==> flow/design.v <==
module cla_adder(input c_in, input [3:0] A, B, output [3:0] Output, output c_out);
wire [3:0] prop,gen,carry;
assign carry[0]=c_in;
assign gen[0]=A[0]&B[0];
assign prop[0]=A[0]|B[0];
assign carry[1]=(carry[0]&prop[0])|gen[0];
assign Output[0]=A[0]^B[0]^carry[0];
assign gen[1]=A[1]&B[1];
assign prop[1]=A[1]|B[1];
assign carry[2]=(carry[1]&prop[1])|gen[1];
assign Output[1]=A[1]^B[1]^carry[1];
assign gen[2]=A[2]&B[2];
assign prop[2]=A[2]|B[2];
assign carry[3]=(carry[2]&prop[2])|gen[2];
assign Output[2]=A[2]^B[2]^carry[2];
assign gen[3]=A[3]&B[3];
assign prop[3]=A[3]|B[3];
assign c_out=(carry[3]&prop[3])|gen[3];
assign Output[3]=A[3]^B[3]^carry[3];
endmodule
module ones_compliment (
    input [7:0] A,  
    output [7:0] Output
   );
assign Output[0]=A[0]^1;
assign Output[1]=A[1]^1;
assign Output[2]=A[2]^1;
assign Output[3]=A[3]^1;
assign Output[4]=A[4]^1;
assign Output[5]=A[5]^1;
assign Output[6]=A[6]^1;
assign Output[7]=A[7]^1;
endmodule
module twos_compliment (
    input [7:0] A,   
    output [7:0] Output  
   );
wire c_out,c_out2;
wire [7:0] temp_value;
ones_compliment COMPLIMENT1(.A(A),.Output(temp_value));
cla_adder ADDER1(.c_in(1'b0), .A(temp_value[3:0]), .B(4'd1), .Output(Output[3:0]), .c_out(c_out));
cla_adder ADDER2(.c_in(1'b0), .A(temp_value[7:4]), .B({3'd0,c_out}), .Output(Output[7:4]), .c_out(c_out2));
endmodule
module ripple_cla( input c_in, input [7:0] A, B, output [7:0] Output, output c_out);
wire temp_c;
wire [7:0] D;
assign D[0]=B[0]^c_in;
assign D[1]=B[1]^c_in;
assign D[2]=B[2]^c_in;
assign D[3]=B[3]^c_in;
assign D[4]=B[4]^c_in;
assign D[5]=B[5]^c_in;
assign D[6]=B[6]^c_in;
assign D[7]=B[7]^c_in;
cla_adder CLA1(.c_in(c_in),.c_out(temp_c),.A(A[3:0]),.B(D[3:0]),.Output(Output[3:0]));
cla_adder CLA2(.c_in(temp_c),.c_out(c_out),.A(A[7:4]),.B(D[7:4]),.Output(Output[7:4]));
endmodule
module ripple_cla16(input c_in, input [15:0] A, B, output [15:0] Output, output c_out);
wire temp1_c,temp2_c,temp3_c;
wire [15:0] D;
assign D[0]=B[0]^c_in;
assign D[1]=B[1]^c_in;
assign D[2]=B[2]^c_in;
assign D[3]=B[3]^c_in;
assign D[4]=B[4]^c_in;
assign D[5]=B[5]^c_in;
assign D[6]=B[6]^c_in;
assign D[7]=B[7]^c_in;
assign D[8]=B[8]^c_in;
assign D[9]=B[9]^c_in;
assign D[10]=B[10]^c_in;
assign D[11]=B[11]^c_in;
assign D[12]=B[12]^c_in;
assign D[13]=B[13]^c_in;
assign D[14]=B[14]^c_in;
assign D[15]=B[15]^c_in;
cla_adder CLA1(.c_in(c_in),.c_out(temp1_c),.A(A[3:0]),.B(D[3:0]),.Output(Output[3:0]));
cla_adder CLA2(.c_in(temp1_c),.c_out(temp2_c),.A(A[7:4]),.B(D[7:4]),.Output(Output[7:4]));
cla_adder CLA3(.c_in(temp2_c),.c_out(temp3_c),.A(A[11:8]),.B(D[11:8]),.Output(Output[11:8]));
cla_adder CLA4(.c_in(temp3_c),.c_out(c_out),.A(A[15:12]),.B(D[15:12]),.Output(Output[15:12]));
endmodule
module booth_multiplier (
	input clk,  
	input en,  
	input [7:0] A,B,
	output [15:0] Output
);
reg [15:0] posA, negA;
reg [7:0] tempB;
wire [7:0] compA;
reg prev;
wire c_out1, c_out2;
wire [15:0] posOutput, negOutput;
reg [15:0] temp_Output;
function [7:0] sign;  
  input [7:0] A;
  input [7:0] B;
  if(A[7]==B[7])
    sign=0;
  else
    sign=1;
endfunction
function [7:0] absolute_value;  
  input [7:0] input_value;
  if(input_value>8'd127)
    absolute_value=9'd256-input_value;
  else
    absolute_value=input_value;
endfunction
assign Output=(sign(A,B)==1)?(17'd65536-temp_Output):temp_Output;
always @(posedge clk)
begin
  if(en==1)
  begin
    if(tempB[0]==1 & prev==0)
      temp_Output<=posOutput;
    else if(tempB[0]==0 & prev==1)
      temp_Output<=negOutput;
    prev<=tempB[0];
    posA<=(posA<<1);  
    negA<=(negA<<1);  
    tempB<=(tempB>>1);  
  end
  else
    begin
      posA<={8'd0,absolute_value(A)};
      negA<={8'b11111111,compA};
      tempB<=absolute_value(B);
      prev<=1'b0;
      temp_Output<=16'd0;
    end
end
twos_compliment COMPLIMENT1(.A(absolute_value(A)), .Output(compA));
ripple_cla16 CLA1(.c_in(1'b0), .A(temp_Output), .B(negA), .Output(posOutput), .c_out(c_out1));
ripple_cla16 CLA2(.c_in(1'b0), .A(temp_Output), .B(posA), .Output(negOutput), .c_out(c_out2));
endmodule
module display_module (
	input clk,  
	input rst,  
  	input [6:0] b1,b2,b3,b4,  
  	output output_o1,output_o2,output_o3,output_o4,
  	output [0:6] output_bcd
);
reg o1,o2,o3,o4;
reg [0:6] bcd;
reg [63:0] display_count; 
reg [63:0] count;  
assign output_o1=o1;
assign output_o2=o2;
assign output_o3=o3;
assign output_o4=o4;
assign output_bcd=bcd;
always @(posedge clk)
begin
	if(rst==1)
		count=0;
	else
		count=display_count+1;
	if(count%256<=60)
	begin
		o1<=1;
		o2<=1;
		o3<=1;
		o4<=0;
		bcd<=b4;
	end
	else if(count%256>60 & count%256<=120)
	begin
		o1<=1;
		o2<=1;
		o3<=0;
		o4<=1;
		bcd<=b3;
	end
	else if(count%256>120 & count%256<=180 )
	begin
		o1<=1;
		o2<=0;
		o3<=1;
		o4<=1;
		bcd<=b2;
	end
	else if(count%256>180 & count%256<=240 )
	begin
		o1<=0;
		o2<=1;
		o3<=1;
		o4<=1;
		bcd<=b1;
	end
	else if(count==240)
	begin
		count=0;
	end
	display_count<=count;
end
endmodule
module alu(input read,write,dig1,dig2,dig3,dig4,rst,clk,rev,exec,sign, output o1,o2,o3,o4, output [0:6] bcd);
localparam RESET=4'd0;
localparam IDLE=4'd1;
localparam ADDRESS=4'd2;
localparam DISPLAY=4'd3;
localparam WRITE=4'd4;
localparam EXECUTE=4'd5;
localparam DEBOUNCER_CONSTANT=32'b0111_1111_1111_1111_1111_1111_1111_1111;
localparam DEBOUNCER_CLOCK=10;
localparam OPERATOR=4'd1;
localparam OPERAND1=4'd2;
localparam OPERAND2=4'd3;
localparam ADD=4'd0;
localparam SUB=4'd1;
localparam MUL=4'd2;
localparam DIV=4'd3;
reg [3:0] state, location_state;  
reg [3:0] location_state_q;
reg [3:0] di1,di2,di3,di4,di5,add1,add2,add4;  
reg [3:0] di1_q,di2_q,di3_q,di4_q,di5_q,add1_q,add2_q,add4_q;
reg [6:0] b1,b2,b3,b4;  
reg [6:0] b1_q,b2_q,b3_q,b4_q;
reg [63:0] main_count; 
reg [63:0] main_count_q;
reg [31:0] debouncer4,debouncer3,debouncer2,debouncer1;  
reg [31:0] debouncer4_q,debouncer3_q,debouncer2_q,debouncer1_q;
reg [7:0] value, address;  
reg [7:0] value_q, address_q;
reg [31:0] temp_register;  
reg [31:0] temp_register_q;
reg mem_we;  
reg [31:0] mem_wdata;  
reg [31:0] memory[0:31];  
reg [7:0] temp_value,temp_display1,temp_display2;  
reg idle,address_read,mul_en;  
reg address_read_q,mul_en_q;
reg sign_1, sign_2; 
reg sign_1_q, sign_2_q;
wire temp_c_sub,temp_c_add;  
wire [7:0] add_output,sub_output;  
wire [15:0] mul_output, div_output;
function [6:0] bcd_number;  
	input reg [3:0] d;
	case (d)
		4'd0:bcd_number=7'b0000001;
		4'd1:bcd_number=7'b1001111;
		4'd2:bcd_number=7'b0010010;
		4'd3:bcd_number=7'b0000110;
		4'd4:bcd_number=7'b1001100;
		4'd5:bcd_number=7'b0100100;
		4'd6:bcd_number=7'b0100000;
		4'd7:bcd_number=7'b0001111;
		4'd8:bcd_number=7'b0000000;
		4'd9:bcd_number=7'b0001100;
		4'd10:bcd_number=7'b0001000;
		4'd11:bcd_number=7'b1100000;
		4'd12:bcd_number=7'b0110001;
		4'd13:bcd_number=7'b1000010;
		4'd14:bcd_number=7'b0110000;
		4'd15:bcd_number=7'b0111000;
		default:bcd_number=7'b1111111;
	endcase
endfunction
function [6:0] bcd_operator;  
	input reg [3:0] d;
	case (d)
		ADD:bcd_operator=7'b0001000;
		SUB:bcd_operator=7'b0100100;
		MUL:bcd_operator=7'b0011000;
		DIV:bcd_operator=7'b1000010;
		default:bcd_operator=7'b1111111;
	endcase
endfunction
function [7:0] absolute_value;  
	input [7:0] input_value;
	if(input_value>8'd127)
		absolute_value=9'd256-input_value;
	else
		absolute_value=input_value;
endfunction
always @(*)
begin
	if (rst==1)
		state=RESET;
	else if(idle==1)
		state=IDLE;
	else if(address_read_q==1 & exec==1)
		state=EXECUTE;
	else if(address_read_q==1 & read==1)
		state=DISPLAY;
	else if (address_read_q==1 & write==1)
		state=WRITE;
	else if (read==1 | write==1 | exec==1)
		state=ADDRESS;
	else
		state=IDLE;
end
always @(posedge clk)
begin
	if(read==1 | write==1 | rst==1 | exec==1)
		idle<=0;
	else
		idle<=1;
end
always @(*)
begin
	mul_en=mul_en_q;address_read=address_read_q;
	location_state=location_state_q;
	address=address_q;value=value_q;
	di1=di1_q;di2=di2_q;di3=di3_q;di4=di4_q;di5=di5_q;add1=add1_q;add2=add2_q;add4=add4_q;
	b1=b1_q;b2=b2_q;b3=b3_q;b4=b4_q;
	main_count=main_count_q;
	debouncer1=debouncer1_q;debouncer2=debouncer2_q;debouncer3=debouncer3_q;debouncer4=debouncer4_q;
	temp_register=temp_register_q;
	sign_1=sign_1_q;sign_2=sign_2_q;
	temp_value=0;temp_display1=0;temp_display2=0;
	mem_we=0;mem_wdata=0;
	case(state)
		RESET:
			begin
				mul_en=0;address_read=0;
				location_state=RESET;
				address=0;value=0;  
				main_count=0;temp_register=0;sign_1=1;sign_2=1;
				debouncer1=0;debouncer2=0;debouncer3=0;debouncer4=0;
				di1=0;di2=0;di3=0;di4=0;di5=0;add1=0;add2=0;add4=0;  
				b4=7'b0110001;	 
				b3=7'b1110001;	 
				b2=7'b0110000;	 
				b1=7'b1101010;	 
			end
		IDLE:
			begin
				mul_en=0;address_read=0;
				location_state=RESET;
				b4=7'b1001111;	 
				b3=7'b1000010;	 
				b2=7'b1110001;	 
				b1=7'b0110000;	 
			end
		ADDRESS:
			begin
				main_count=main_count+1;
				if(main_count==DEBOUNCER_CLOCK)
				begin
					debouncer1=(debouncer1<<1)+dig1;
					debouncer2=(debouncer2<<1)+dig2;
					debouncer4=(debouncer4<<1)+dig4;
					if(debouncer4==DEBOUNCER_CONSTANT)
					begin
						address_read=1;
						address={add2,add1};  
					end
					else
					begin
						if(debouncer1==DEBOUNCER_CONSTANT)
						begin
							if(rev==0) 
								add1=(add1+1)%16;
							else
								add1=(add1-1)%16;
						end
						if(debouncer2==DEBOUNCER_CONSTANT)
						begin
							if(rev==0) 
								add2=(add2+1)%2;
							else
								add2=(add2-1)%2;
						end
					end
					main_count=0;
					b4=7'b0001000;	 
					b3=7'b1000010;	 
					b2=bcd_number(add2);
					b1=bcd_number(add1);
				end
			end
		EXECUTE:
			begin
				temp_register=memory[address_q];
				case(temp_register[3:0])
					ADD:
						begin
							temp_value=absolute_value(add_output);
							if(temp_register[15]==0 & temp_register[23]==0 & add_output[7]==1)
							begin
								b3=7'b1111111; 
								b2=7'b1111111; 
								b1=7'b1100010;  
							end
							else if(temp_register[15]==1 & temp_register[23]==1 & add_output[7]==0)
							begin
								b3=7'b1111111; 
								b2=7'b1111111; 
								b1=7'b1100011;  
							end
							else
							begin
								if(temp_value!=add_output)
									b3=7'b1111110;  
								else
									b3=7'b1111111; 
								b4=7'b1110110;  
								b2=bcd_number(temp_value[7:4]);
								b1=bcd_number(temp_value[3:0]);
							end
						end
					SUB:
						begin
							temp_value=absolute_value(sub_output);
							if(temp_register[15]==0 & temp_register[23]==1 & sub_output[7]==1)
							begin
								b3=7'b1111111; 
								b2=7'b1111111; 
								b1=7'b1100010;  
							end
							else if(temp_register[15]==1 & temp_register[23]==0 & sub_output[7]==0)
							begin
								b3=7'b1111111; 
								b2=7'b1111111; 
								b1=7'b1100011;  
							end
							else
							begin
								if(temp_value!=sub_output)
									b3=7'b1111110;  
								else
									b3=7'b1111111; 
								b4=7'b1110110;  
								b2=bcd_number(temp_value[7:4]);
								b1=bcd_number(temp_value[3:0]);
							end
						end
					MUL:
						begin
							mul_en=1;
							b4=bcd_number(mul_output[15:12]);
							b3=bcd_number(mul_output[11:8]);
							b2=bcd_number(mul_output[7:4]);
							b1=bcd_number(mul_output[3:0]);
						end
					DIV:
						begin
							b2=bcd_number(div_output[7:4]);
							b1=bcd_number(div_output[3:0]);
						end
					default:
						begin
							b4=7'b1110110;  
							b2=7'b1111110;  
							b1=7'b1111110;  
						end
				endcase
			end
		WRITE:
			begin
				main_count=main_count+1;
				if(main_count==DEBOUNCER_CLOCK)
				begin
					debouncer1=(debouncer1<<1)+dig1;
					debouncer2=(debouncer2<<1)+dig2;
					debouncer3=(debouncer3<<1)+dig3;
					debouncer4=(debouncer4<<1)+dig4;
					if(location_state==RESET)
						location_state=OPERATOR;
					if(debouncer4==DEBOUNCER_CONSTANT)
					begin
						location_state=location_state+1;
						if(location_state>=4)
						begin
							if(sign_1==0)
								temp_display1 = 9'd256-{di3,di2};
							else
								temp_display1={di3,di2};
							if(sign_2==0)
								temp_display2 = 9'd256-{di5,di4};
							else
								temp_display2={di5,di4};
							mem_we=1;
							mem_wdata={8'd0,temp_display2,temp_display1,4'd0,di1};
							address_read=0;
							location_state=RESET;
						end
					end
					else
					begin
						if (location_state==OPERATOR)
						begin
							if(debouncer1==DEBOUNCER_CONSTANT)
							begin
								if(rev==0) 
									di1=(di1+1)%4;
								else
									di1=(di1-1)%4;
							end
						end
						else if(location_state==OPERAND1)
						begin
							sign_1=sign;
							if(debouncer1==DEBOUNCER_CONSTANT)
							begin
								if(rev==0) 
									di2=(di2+1)%16;
								else
									di2=(di2-1)%16;
							end
							if(debouncer2==DEBOUNCER_CONSTANT)
							begin
								sign_1=sign;
								if(rev==0) 
									di3=(di3+1)%8;
								else
									di3=(di3-1)%8;
							end
						end
						else if(location_state==OPERAND2)
						begin
							if(debouncer1==DEBOUNCER_CONSTANT)
							begin
								sign_2=sign;
								if(rev==0) 
									di4=(di4+1)%16;
								else
									di4=(di4-1)%16;
							end
							if(debouncer2==DEBOUNCER_CONSTANT)
							begin
								sign_2=sign;
								if(rev==0) 
									di5=(di5+1)%8;
								else
									di5=(di5-1)%8;
							end
						end
					end
					main_count=0;
					if(location_state==OPERATOR)
					begin
						b4=7'b1100010;  
						b3=7'b0011000;  
						b2=7'b1111111; 
						b1=bcd_operator(di1);
					end
					else if (location_state==OPERAND1)
					begin
						b4=7'b1001111;  
						if(sign)
							b3=7'b1111111;  
						else
							b3=7'b1111110;  
						b2=bcd_number(di3);
						b1=bcd_number(di2);
					end
					else if (location_state==OPERAND2)
					begin
						b4=7'b0010010;  
						if(sign)
							b3=7'b1111111;  
						else
							b3=7'b1111110;  
						b2=bcd_number(di5);
						b1=bcd_number(di4);
					end
					else
					begin
						b4=7'b1111110;  
						b3=7'b1111110;  
						b2=7'b1111110;  
						b1=7'b1111110;  
					end
				end
			end
		DISPLAY:
			begin
				main_count=main_count+1;
				if(main_count==DEBOUNCER_CLOCK)
				begin
					debouncer1=(debouncer1<<1)+dig1;
					debouncer2=(debouncer2<<1)+dig2;
					debouncer3=(debouncer3<<1)+dig3;
					debouncer4=(debouncer4<<1)+dig4;
					if(debouncer4==DEBOUNCER_CONSTANT)
					begin
						address_read=0;
						location_state=RESET;
					end
					else
					begin
						if(debouncer1==DEBOUNCER_CONSTANT)
							location_state=OPERATOR;
						if(debouncer2==DEBOUNCER_CONSTANT)
							location_state=OPERAND1;
						if(debouncer3==DEBOUNCER_CONSTANT)
							location_state=OPERAND2;
					end
					main_count=0;
					temp_register=memory[address_q];
					if(location_state==OPERATOR)
					begin
						b4=7'b1100010;  
						b3=7'b0011000;  
						b2=7'b1111111; 
						b1=bcd_operator(temp_register[3:0]);
					end
					else if (location_state==OPERAND1)
					begin
						temp_value=absolute_value(temp_register[15:8]);
						b4=7'b1001111;  
						if(temp_value!=temp_register[15:8])
							b3=7'b1111110;  
						else
							b3=7'b1111111; 
						b2=bcd_number(temp_value[7:4]);
						b1=bcd_number(temp_value[3:0]);
					end
					else if (location_state==OPERAND2)
					begin
						temp_value=absolute_value(temp_register[23:16]);
						b4=7'b0010010;  
						if(temp_value!=temp_register[23:16])
							b3=7'b1111110;  
						else
							b3=7'b1111111; 
						b2=bcd_number(temp_value[7:4]);
						b1=bcd_number(temp_value[3:0]);
					end
					else
					begin
						b4=7'b1000010;	 
						b3=7'b1001111;	 
						b2=7'b0100100;	 
						b1=7'b0011000;	 
					end
				end
			end
	endcase
end
always @(posedge clk)
begin
	mul_en_q<=mul_en;address_read_q<=address_read;
	location_state_q<=location_state;
	address_q<=address;value_q<=value;
	di1_q<=di1;di2_q<=di2;di3_q<=di3;di4_q<=di4;di5_q<=di5;add1_q<=add1;add2_q<=add2;add4_q<=add4;
	b1_q<=b1;b2_q<=b2;b3_q<=b3;b4_q<=b4;
	main_count_q<=main_count;
	debouncer1_q<=debouncer1;debouncer2_q<=debouncer2;debouncer3_q<=debouncer3;debouncer4_q<=debouncer4;
	temp_register_q<=temp_register;
	sign_1_q<=sign_1;sign_2_q<=sign_2;
	if(mem_we)
		memory[address_q]<=mem_wdata;
end
assign div_output=16'd0;
ripple_cla RIPPLE_CLA1(.c_in(1'b0), .c_out(temp_c_add), .A(temp_register_q[15:8]), .B(temp_register_q[23:16]), .Output(add_output));
ripple_cla RIPPLE_CLA2(.c_in(1'b1), .c_out(temp_c_sub), .A(temp_register_q[15:8]), .B(temp_register_q[23:16]), .Output(sub_output));
booth_multiplier BOOTH(.clk(clk), .A(temp_register_q[15:8]), .B(temp_register_q[23:16]), .en(mul_en_q), .Output(mul_output));
display_module DISPLAY1(.clk(clk), .rst(rst), .b1(b1_q), .b2(b2_q), .b3(b3_q), .b4(b4_q), .output_bcd(bcd), .output_o1(o1), .output_o2(o2), .output_o3(o3), .output_o4(o4));
endmodule
# == Reports on alu ==
# Tool output for the design above before and after an edit, in the order of the flow.
# "orig" refers to lines of the RTL above, "edited" to lines of the edited file.
# "change": "edited" minus "orig" as printed here. "change_rel_pct": 100 x difference / "orig".
# Operators: Yosys type, input widths -> output width; for muxes data width and select width s.
# Cell names lack the library's common part.
# A cell with -- has no value.
# inputs
top,alu
clock,clk
cell_library,sky130hd
corner,tt_025C_1v80

# == Edit of the RTL ==
# Unified diff, file above to edited file.
# This change comes from a script, not from a designer; no optimisation was intended.
# begin of diff
@@ -17,5 +17,5 @@
 assign prop[3]=A[3]|B[3];
 assign c_out=(carry[3]&prop[3])|gen[3];
-assign Output[3]=A[3]^B[3]^carry[3];
+assign Output[3]=A[3]+B[3]^carry[3];
 endmodule
 module ones_compliment (
# end of diff

# == Elaborated design ==
# Yosys after proc, flatten, opt, wreduce and memory -nomap, before mapping. Print and check cells are not counted.
# Memory sizes are those after Yosys's memory passes, which may raise the word count (mostly to a power of two), join words into wider ones and drop unused or constant bits.
# op_classes
element,orig,edited,change,change_rel_pct
n_addsub,30,42,12,40.00
compare,14,14,0,0.00
eq_ne,54,54,0,0.00
mux,243,243,0,0.00
bitwise,312,300,-12,-3.85
reduce_logical,36,36,0,0.00
# ops
op,orig,edited,change,change_rel_pct
$xor 1x1->1,98,86,-12,-12.24
$add 1x1->1,0,12,12,--
$and 1x1->1,105,105,0,0.00
$or 1x1->1,86,86,0,0.00
$mux 4,64,64,0,0.00
$mux 7,51,51,0,0.00
$mux 1,41,41,0,0.00
$mux 8,23,23,0,0.00
$not 1->1,23,23,0,0.00
$ne 2x2->1 const B,14,14,0,0.00
$eq 4x2->1 const B,12,12,0,0.00
$sub 1x8->8 const A,8,8,0,0.00
$gt 8x7->1 const B,7,7,0,0.00
$mux 3,7,7,0,0.00
$mux 64,7,7,0,0.00
$pmux 4 s2,7,7,0,0.00
$eq 4x1->1 const B,6,6,0,0.00
$reduce_and 2->1,6,6,0,0.00
$mux 24,5,5,0,0.00
$ne 3x3->1 const B,5,5,0,0.00
$pmux 7 s4,5,5,0,0.00
$reduce_bool 2->1,5,5,0,0.00
$add 32x1->32,4,4,0,0.00
$add 4x1->4 const B,4,4,0,0.00
$eq 32x31->1 const B,4,4,0,0.00
$logic_not 4->1,4,4,0,0.00
$mux 31,4,4,0,0.00
$mux 5,4,4,0,0.00
# Not every row of either side is listed.
# word_totals
element,orig,edited,change,change_rel_pct
register_bits,413,413,0,0.00
ram_bits,1024,1024,0,0.00
mem_bits_ro,2240,2240,0,0.00
clocked_rd_ports_x_width,32,32,0,0.00
mem_count,21,21,0,0.00
inputBits,11,11,0,0.00
output_inout_bits,11,11,0,0.00
elab_cells,749,749,0,0.00
# memory_table
element,orig,edited
mem_shapes,memory 32 x 32 bit 1R1W; 16 x 7 bit 1R0W; 16 x 7 bit 1R0W; 16 x 7 bit 1R0W; 16 x 7 bit 1R0W; 16 x 7 bit 1R0W; (+15),memory 32 x 32 bit 1R1W; 16 x 7 bit 1R0W; 16 x 7 bit 1R0W; 16 x 7 bit 1R0W; 16 x 7 bit 1R0W; 16 x 7 bit 1R0W; (+15)
# The mark (+n) counts cells that are not listed.

# == Longest topological paths ==
# Longest topological path by Yosys (ltp), each cell counted once; first at word level (registers and memories cut), then after technology mapping (sequential cells cut; the memories' decode and read muxes count).
# depth
element,orig,edited,change,change_rel_pct
ltp_word,32,32,0,0.00
abc_area,0,0,--,--
depth_mapped,25,26,1,4.00
depth_no_buf,24,25,1,4.17

# == Mapped cells and area ==
# Source: synth_stat.txt of the flow (Yosys; design flattened, memories mapped). It holds for the ABC_AREA given above (unset counts as 0); a run with the other value may have another netlist.
# by_type
type,orig,edited,change,change_rel_pct
mux2i_1,106,261,155,146.23
mux4_2,155,47,-108,-69.68
and2_1,149,57,-92,-61.74
nor2b_1,54,146,92,170.37
a22oi_1,16,97,81,506.25
nor2_1,268,310,42,15.67
nand3_1,100,142,42,42.00
nand2_1,222,259,37,16.67
a21oi_1,109,134,25,22.94
nor3_1,78,103,25,32.05
clkbuf_1,137,160,23,16.79
and3_1,55,39,-16,-29.09
xnor2_1,114,127,13,11.40
buf_1,8,21,13,162.50
and4_1,28,17,-11,-39.29
o221ai_1,8,19,11,137.50
nor4_1,43,53,10,23.26
buf_2,39,29,-10,-25.64
# Not every row of either side is listed.
# mapped
element,orig,edited,change,change_rel_pct
cells,3756,4086,330,8.79
yosys_area_mm2,0.0496614,0.050317,0.0006556,1.32
seqArea_mm2,0.0291079,0.0291079,0.0000000,0.00
ffs,994,994,0,0.00
buf_cells,200,217,17,8.50
# The figures by module come from a second, unflattened synthesis with its own total; it is not the netlist above.
# hier_totals
element,orig,edited,change,change_rel_pct
hier_cells,3993,4069,76,1.90
hier_area_mm2,0.05078,0.0508275,0.0000475,0.09
# Rows give one instance, submodules left out.
# modules_orig
mod,instances,n_cells,mod_area_mm2,mod_seq_area_mm2
alu,1,3339,0.0449143,0.0275364
booth_multiplier,1,269,0.0025762,0.0011411
cla_adder,14,14,0.0001176,0
display_module,1,125,0.0010998,0.0004504
ripple_cla16,2,18,0.0001714,0
ripple_cla,2,9,0.0000813,0
ones_compliment,1,8,0.00003,0
twos_compliment,1,2,0.0000075,0
# modules_edited
mod,instances,n_cells,mod_area_mm2,mod_seq_area_mm2
alu,1,3427,0.0449957,0.0275364
booth_multiplier,1,269,0.0025762,0.0011411
cla_adder,14,14,0.0001176,0
display_module,1,113,0.001066,0.0004504
ripple_cla16,2,18,0.0001714,0
ripple_cla,2,9,0.0000813,0
ones_compliment,1,8,0.00003,0
twos_compliment,1,2,0.0000075,0

# == Path before layout ==
# OpenSTA on the mapped netlist: ideal clock, no wires. The path of least setup slack (recovery checks aside). Input and output delay are each 20% of the period. Register names are those of the netlist, which keeps one name where synthesis merged equal registers.
# synth_path
element,orig,edited,change,change_rel_pct
path_kind,reg-to-reg,input-to-reg,--,--
startpoint,reg BOOTH.temp_Output[0],in rst,--,--
endpoint,reg BOOTH.temp_Output[15],reg debouncer1_q[0],--,--
clock_period_ns,10.0,10.0,0.0,0.00
in_delay_ns,--,2.000,--,--
setup_ns,0.115,0.564,0.449,--
launch_ns,0.000,2.000,2.000,--
t_arrival_ns,7.421,7.682,0.261,3.52
required_time_ns,9.885,9.436,-0.449,-4.54
path_slack_ns,2.464,1.754,-0.710,--
delay_ns,7.536,6.246,-1.290,-17.12
stages,21,7,-14,-66.67
n_path_buf,0,3,3,--
period_less_setup_slack_ns,7.536,8.246,0.710,9.42
# "delay_ns" = arrival - input delay + setup time.
# "stages": output pins that drive a net of the path, with the launching flip-flop's if there is one; two outputs of one cell count as two.
# "period_less_setup_slack_ns" is the clock period less the worst setup slack; recovery checks do not enter. This is arithmetic on one report: input and output delays are still those of the set period (20% each).
# Between the ends stands the longest chain of elaborated cells between them, by number of cells; it is not shown to be the way that was timed. Of several equally long chains one is given.
# Each line given opens the expression or statement behind the cell; cells for indexed reads and writes are added by Yosys, which also makes memories of some case tables.
# At most two assigning lines are given for a register; there are more.
# synth_between_orig
cell_sequence,dfxtp_1 > ha_1 > maj3_1 > fa_1 > fa_1 > fa_1 > fa_1 > fa_1 > fa_1 > fa_1 > fa_1 > fa_1 > fa_1 > fa_1 > fa_1 > fa_1 > xor2_1 > nor2_1 > a211oi_1 > xor2_1 > and2_1
elab_chain_len,32
cells_between,61
lines_between,8
cone_classes,mux: 2; logic: 59
# synth_lines_orig
element,line_no,source
"start, declared",94,reg [15:0] temp_Output;
"start, assigned",116,temp_Output<=posOutput;
"start, assigned",118,temp_Output<=negOutput;
$and 1x1->1,4,assign gen[0]=A[0]&B[0];
$and 1x1->1,10,assign carry[2]=(carry[1]&prop[1])|gen[1];
$or 1x1->1,10,
$and 1x1->1,14,assign carry[3]=(carry[2]&prop[2])|gen[2];
$or 1x1->1,14,
$and 1x1->1,18,assign c_out=(carry[3]&prop[3])|gen[3];
$or 1x1->1,18,
[... 18 more ...],--,
$and 1x1->1,10,
$or 1x1->1,10,
$and 1x1->1,14,
$or 1x1->1,14,
$xor 1x1->1,19,assign Output[3]=A[3]^B[3]^carry[3];
$mux 16,117,else if(tempB[0]==0 & prev==1)
$mux 16,115,if(tempB[0]==1 & prev==0)
"end, assigned",116,
"end, assigned",118,
"end, declared",94,
# edited: The path ends at the enable pin of a flip-flop; only ways to that pin are counted.
# synth_between_edited
cell_sequence,nor3b_1 > and3b_1 > clkbuf_1 > nor3_1 > clkbuf_1 > clkbuf_1 > o21bai_1
elab_chain_len,5
cells_between,9
lines_between,2
cone_classes,eq/ne: 4; mux: 1; reduce/logical: 4
# synth_lines_edited
element,line_no,source
"start, declared",198,"module alu(input read,write,dig1,dig2,dig3,dig4,rst,clk,rev,exec,sign, output o1,o2,o3,o4, output [0:6] bcd);"
$mux 3,280,if (rst==1)
$eq 4x2->1,315,case(state)
$reduce_or 3->1,--,
$ne 2x1->1,--,
$reduce_and 2->1,--,
"end, assigned",643,debouncer1_q<=debouncer1;debouncer2_q<=debouncer2;debouncer3_q<=debouncer3;debouncer4_q<=debouncer4;

# == Path in the finished layout ==
# From the final timing report of each run of set A: the path of least setup slack in the routed layout; clock arrival at registers is part of the times.
# layout_path
element,orig,edited,change,change_rel_pct
path_kind,reg-to-reg,reg-to-reg,--,--
startpoint,reg BOOTH.temp_Output[0],reg BOOTH.temp_Output[0],--,--
endpoint,reg BOOTH.temp_Output[15],reg BOOTH.temp_Output[15],--,--
clock_period_ns,10.0,10.0,0.0,0.00
setup_ns,0.10,0.10,0.00,--
launch_ns,0.67,0.67,0.00,0.00
t_arrival_ns,8.56,8.53,-0.03,-0.35
required_time_ns,10.57,10.61,0.04,0.38
path_slack_ns,2.01,2.08,0.07,--
stages,21,21,0,0.00
n_path_buf,0,0,0,--
# Between the ends stands the longest chain of elaborated cells between them, by number of cells; it is not shown to be the way that was timed. Of several equally long chains one is given.
# At most two assigning lines are given for a register; there are more.
# layout_between_orig
cell_sequence,dfxtp_1 > ha_1 > maj3_1 > fa_1 > fa_1 > fa_1 > fa_1 > fa_1 > fa_1 > fa_1 > fa_1 > fa_1 > fa_1 > fa_1 > fa_1 > fa_1 > xor2_1 > nor2_1 > a211oi_1 > xor2_1 > and2_1
elab_chain_len,32
cells_between,61
lines_between,8
cone_classes,mux: 2; logic: 59
# layout_lines_orig
element,line_no,source
"start, declared",94,reg [15:0] temp_Output;
"start, assigned",116,temp_Output<=posOutput;
"start, assigned",118,temp_Output<=negOutput;
$and 1x1->1,4,assign gen[0]=A[0]&B[0];
$and 1x1->1,10,assign carry[2]=(carry[1]&prop[1])|gen[1];
$or 1x1->1,10,
$and 1x1->1,14,assign carry[3]=(carry[2]&prop[2])|gen[2];
$or 1x1->1,14,
$and 1x1->1,18,assign c_out=(carry[3]&prop[3])|gen[3];
$or 1x1->1,18,
[... 18 more ...],--,
$and 1x1->1,10,
$or 1x1->1,10,
$and 1x1->1,14,
$or 1x1->1,14,
$xor 1x1->1,19,assign Output[3]=A[3]^B[3]^carry[3];
$mux 16,117,else if(tempB[0]==0 & prev==1)
$mux 16,115,if(tempB[0]==1 & prev==0)
"end, assigned",116,
"end, assigned",118,
"end, declared",94,
# layout_between_edited
cell_sequence,dfxtp_1 > ha_1 > maj3_1 > fa_1 > fa_1 > fa_1 > fa_1 > fa_1 > fa_1 > fa_1 > fa_1 > fa_1 > fa_1 > fa_1 > fa_1 > fa_1 > xor2_1 > nor2_1 > a211oi_1 > xor2_1 > and2_1
elab_chain_len,32
cells_between,61
lines_between,8
cone_classes,mux: 2; logic: 59
# layout_lines_edited
element,line_no,source
"start, declared",94,reg [15:0] temp_Output;
"start, assigned",116,temp_Output<=posOutput;
"start, assigned",118,temp_Output<=negOutput;
$and 1x1->1,4,assign gen[0]=A[0]&B[0];
$and 1x1->1,10,assign carry[2]=(carry[1]&prop[1])|gen[1];
$or 1x1->1,10,
$and 1x1->1,14,assign carry[3]=(carry[2]&prop[2])|gen[2];
$or 1x1->1,14,
$and 1x1->1,18,assign c_out=(carry[3]&prop[3])|gen[3];
$or 1x1->1,18,
[... 18 more ...],--,
$and 1x1->1,10,
$or 1x1->1,10,
$and 1x1->1,14,
$or 1x1->1,14,
$xor 1x1->1,19,assign Output[3]=A[3]+B[3]^carry[3];
$mux 16,117,else if(tempB[0]==0 & prev==1)
$mux 16,115,if(tempB[0]==1 & prev==0)
"end, assigned",116,
"end, assigned",118,
"end, declared",94,

# == Layout results ==
# Both versions went through the flow (Yosys, OpenROAD) with the same settings in each pair. Constraints: input delay and output delay 20% of the set period each, output load 0.01 pF.
# settings_set_A
CORE_UTILIZATION,45
period_ns,10.0
CAP_MARGIN,20
CORE_MARGIN,2
SLEW_MARGIN,20
# results_set_A
element,orig,edited,change,change_rel_pct
synthArea_mm2,0.0496614,0.050317,0.0006556,1.32
design.die.area_mm2,0.11303,0.114508,0.001478,1.31
finalCellArea_mm2,0.0550103,0.0562139,0.0012036,2.19
util_frac,0.504,0.507,0.003,--
setup_ws_ns,2.013,2.078,0.065,--
setup_tns_ns,0.000,0.000,0.000,--
ws_hold_ns,0.427,0.425,-0.002,--
totalPower_mw,10.358,10.896,0.538,5.19
timing.achieved_period_ns,7.987,7.922,-0.065,-0.81
# settings_set_B
ABC_AREA,0
CAP_MARGIN,35
CELL_PAD_IN_SITES_DETAIL_PLACEMENT,1
CELL_PAD_IN_SITES_GLOBAL_PLACEMENT,1
CORE_ASPECT_RATIO,1.64
CORE_MARGIN,9
CORE_UTILIZATION,16
CTS_CLUSTER_DIAMETER,357
MAX_ROUTING_LAYER,met4
MIN_ROUTING_LAYER,met2
SETUP_SLACK_MARGIN,0.99
TNS_END_PERCENT,95
period_ns,8.56
SLEW_MARGIN,20
# results_set_B
element,orig,edited,change,change_rel_pct
synthArea_mm2,0.0496614,0.050317,0.0006556,1.32
design.die.area_mm2,0.331381,0.335613,0.004232,1.28
finalCellArea_mm2,0.0588352,0.0600551,0.0012199,2.07
util_frac,0.191,0.192,0.001,--
setup_ws_ns,1.207,1.118,-0.089,--
setup_tns_ns,0.000,0.000,0.000,--
ws_hold_ns,0.430,0.415,-0.015,--
totalPower_mw,12.452,12.969,0.517,4.15
timing.achieved_period_ns,7.353,7.442,0.089,1.21
# "timing.achieved_period_ns" = clock period - worst setup slack. The figure is calculated, with input and output delays left at 20% of the set period.
# "totalPower_mw": no workload was simulated; the value follows from the tool's default switching activity.
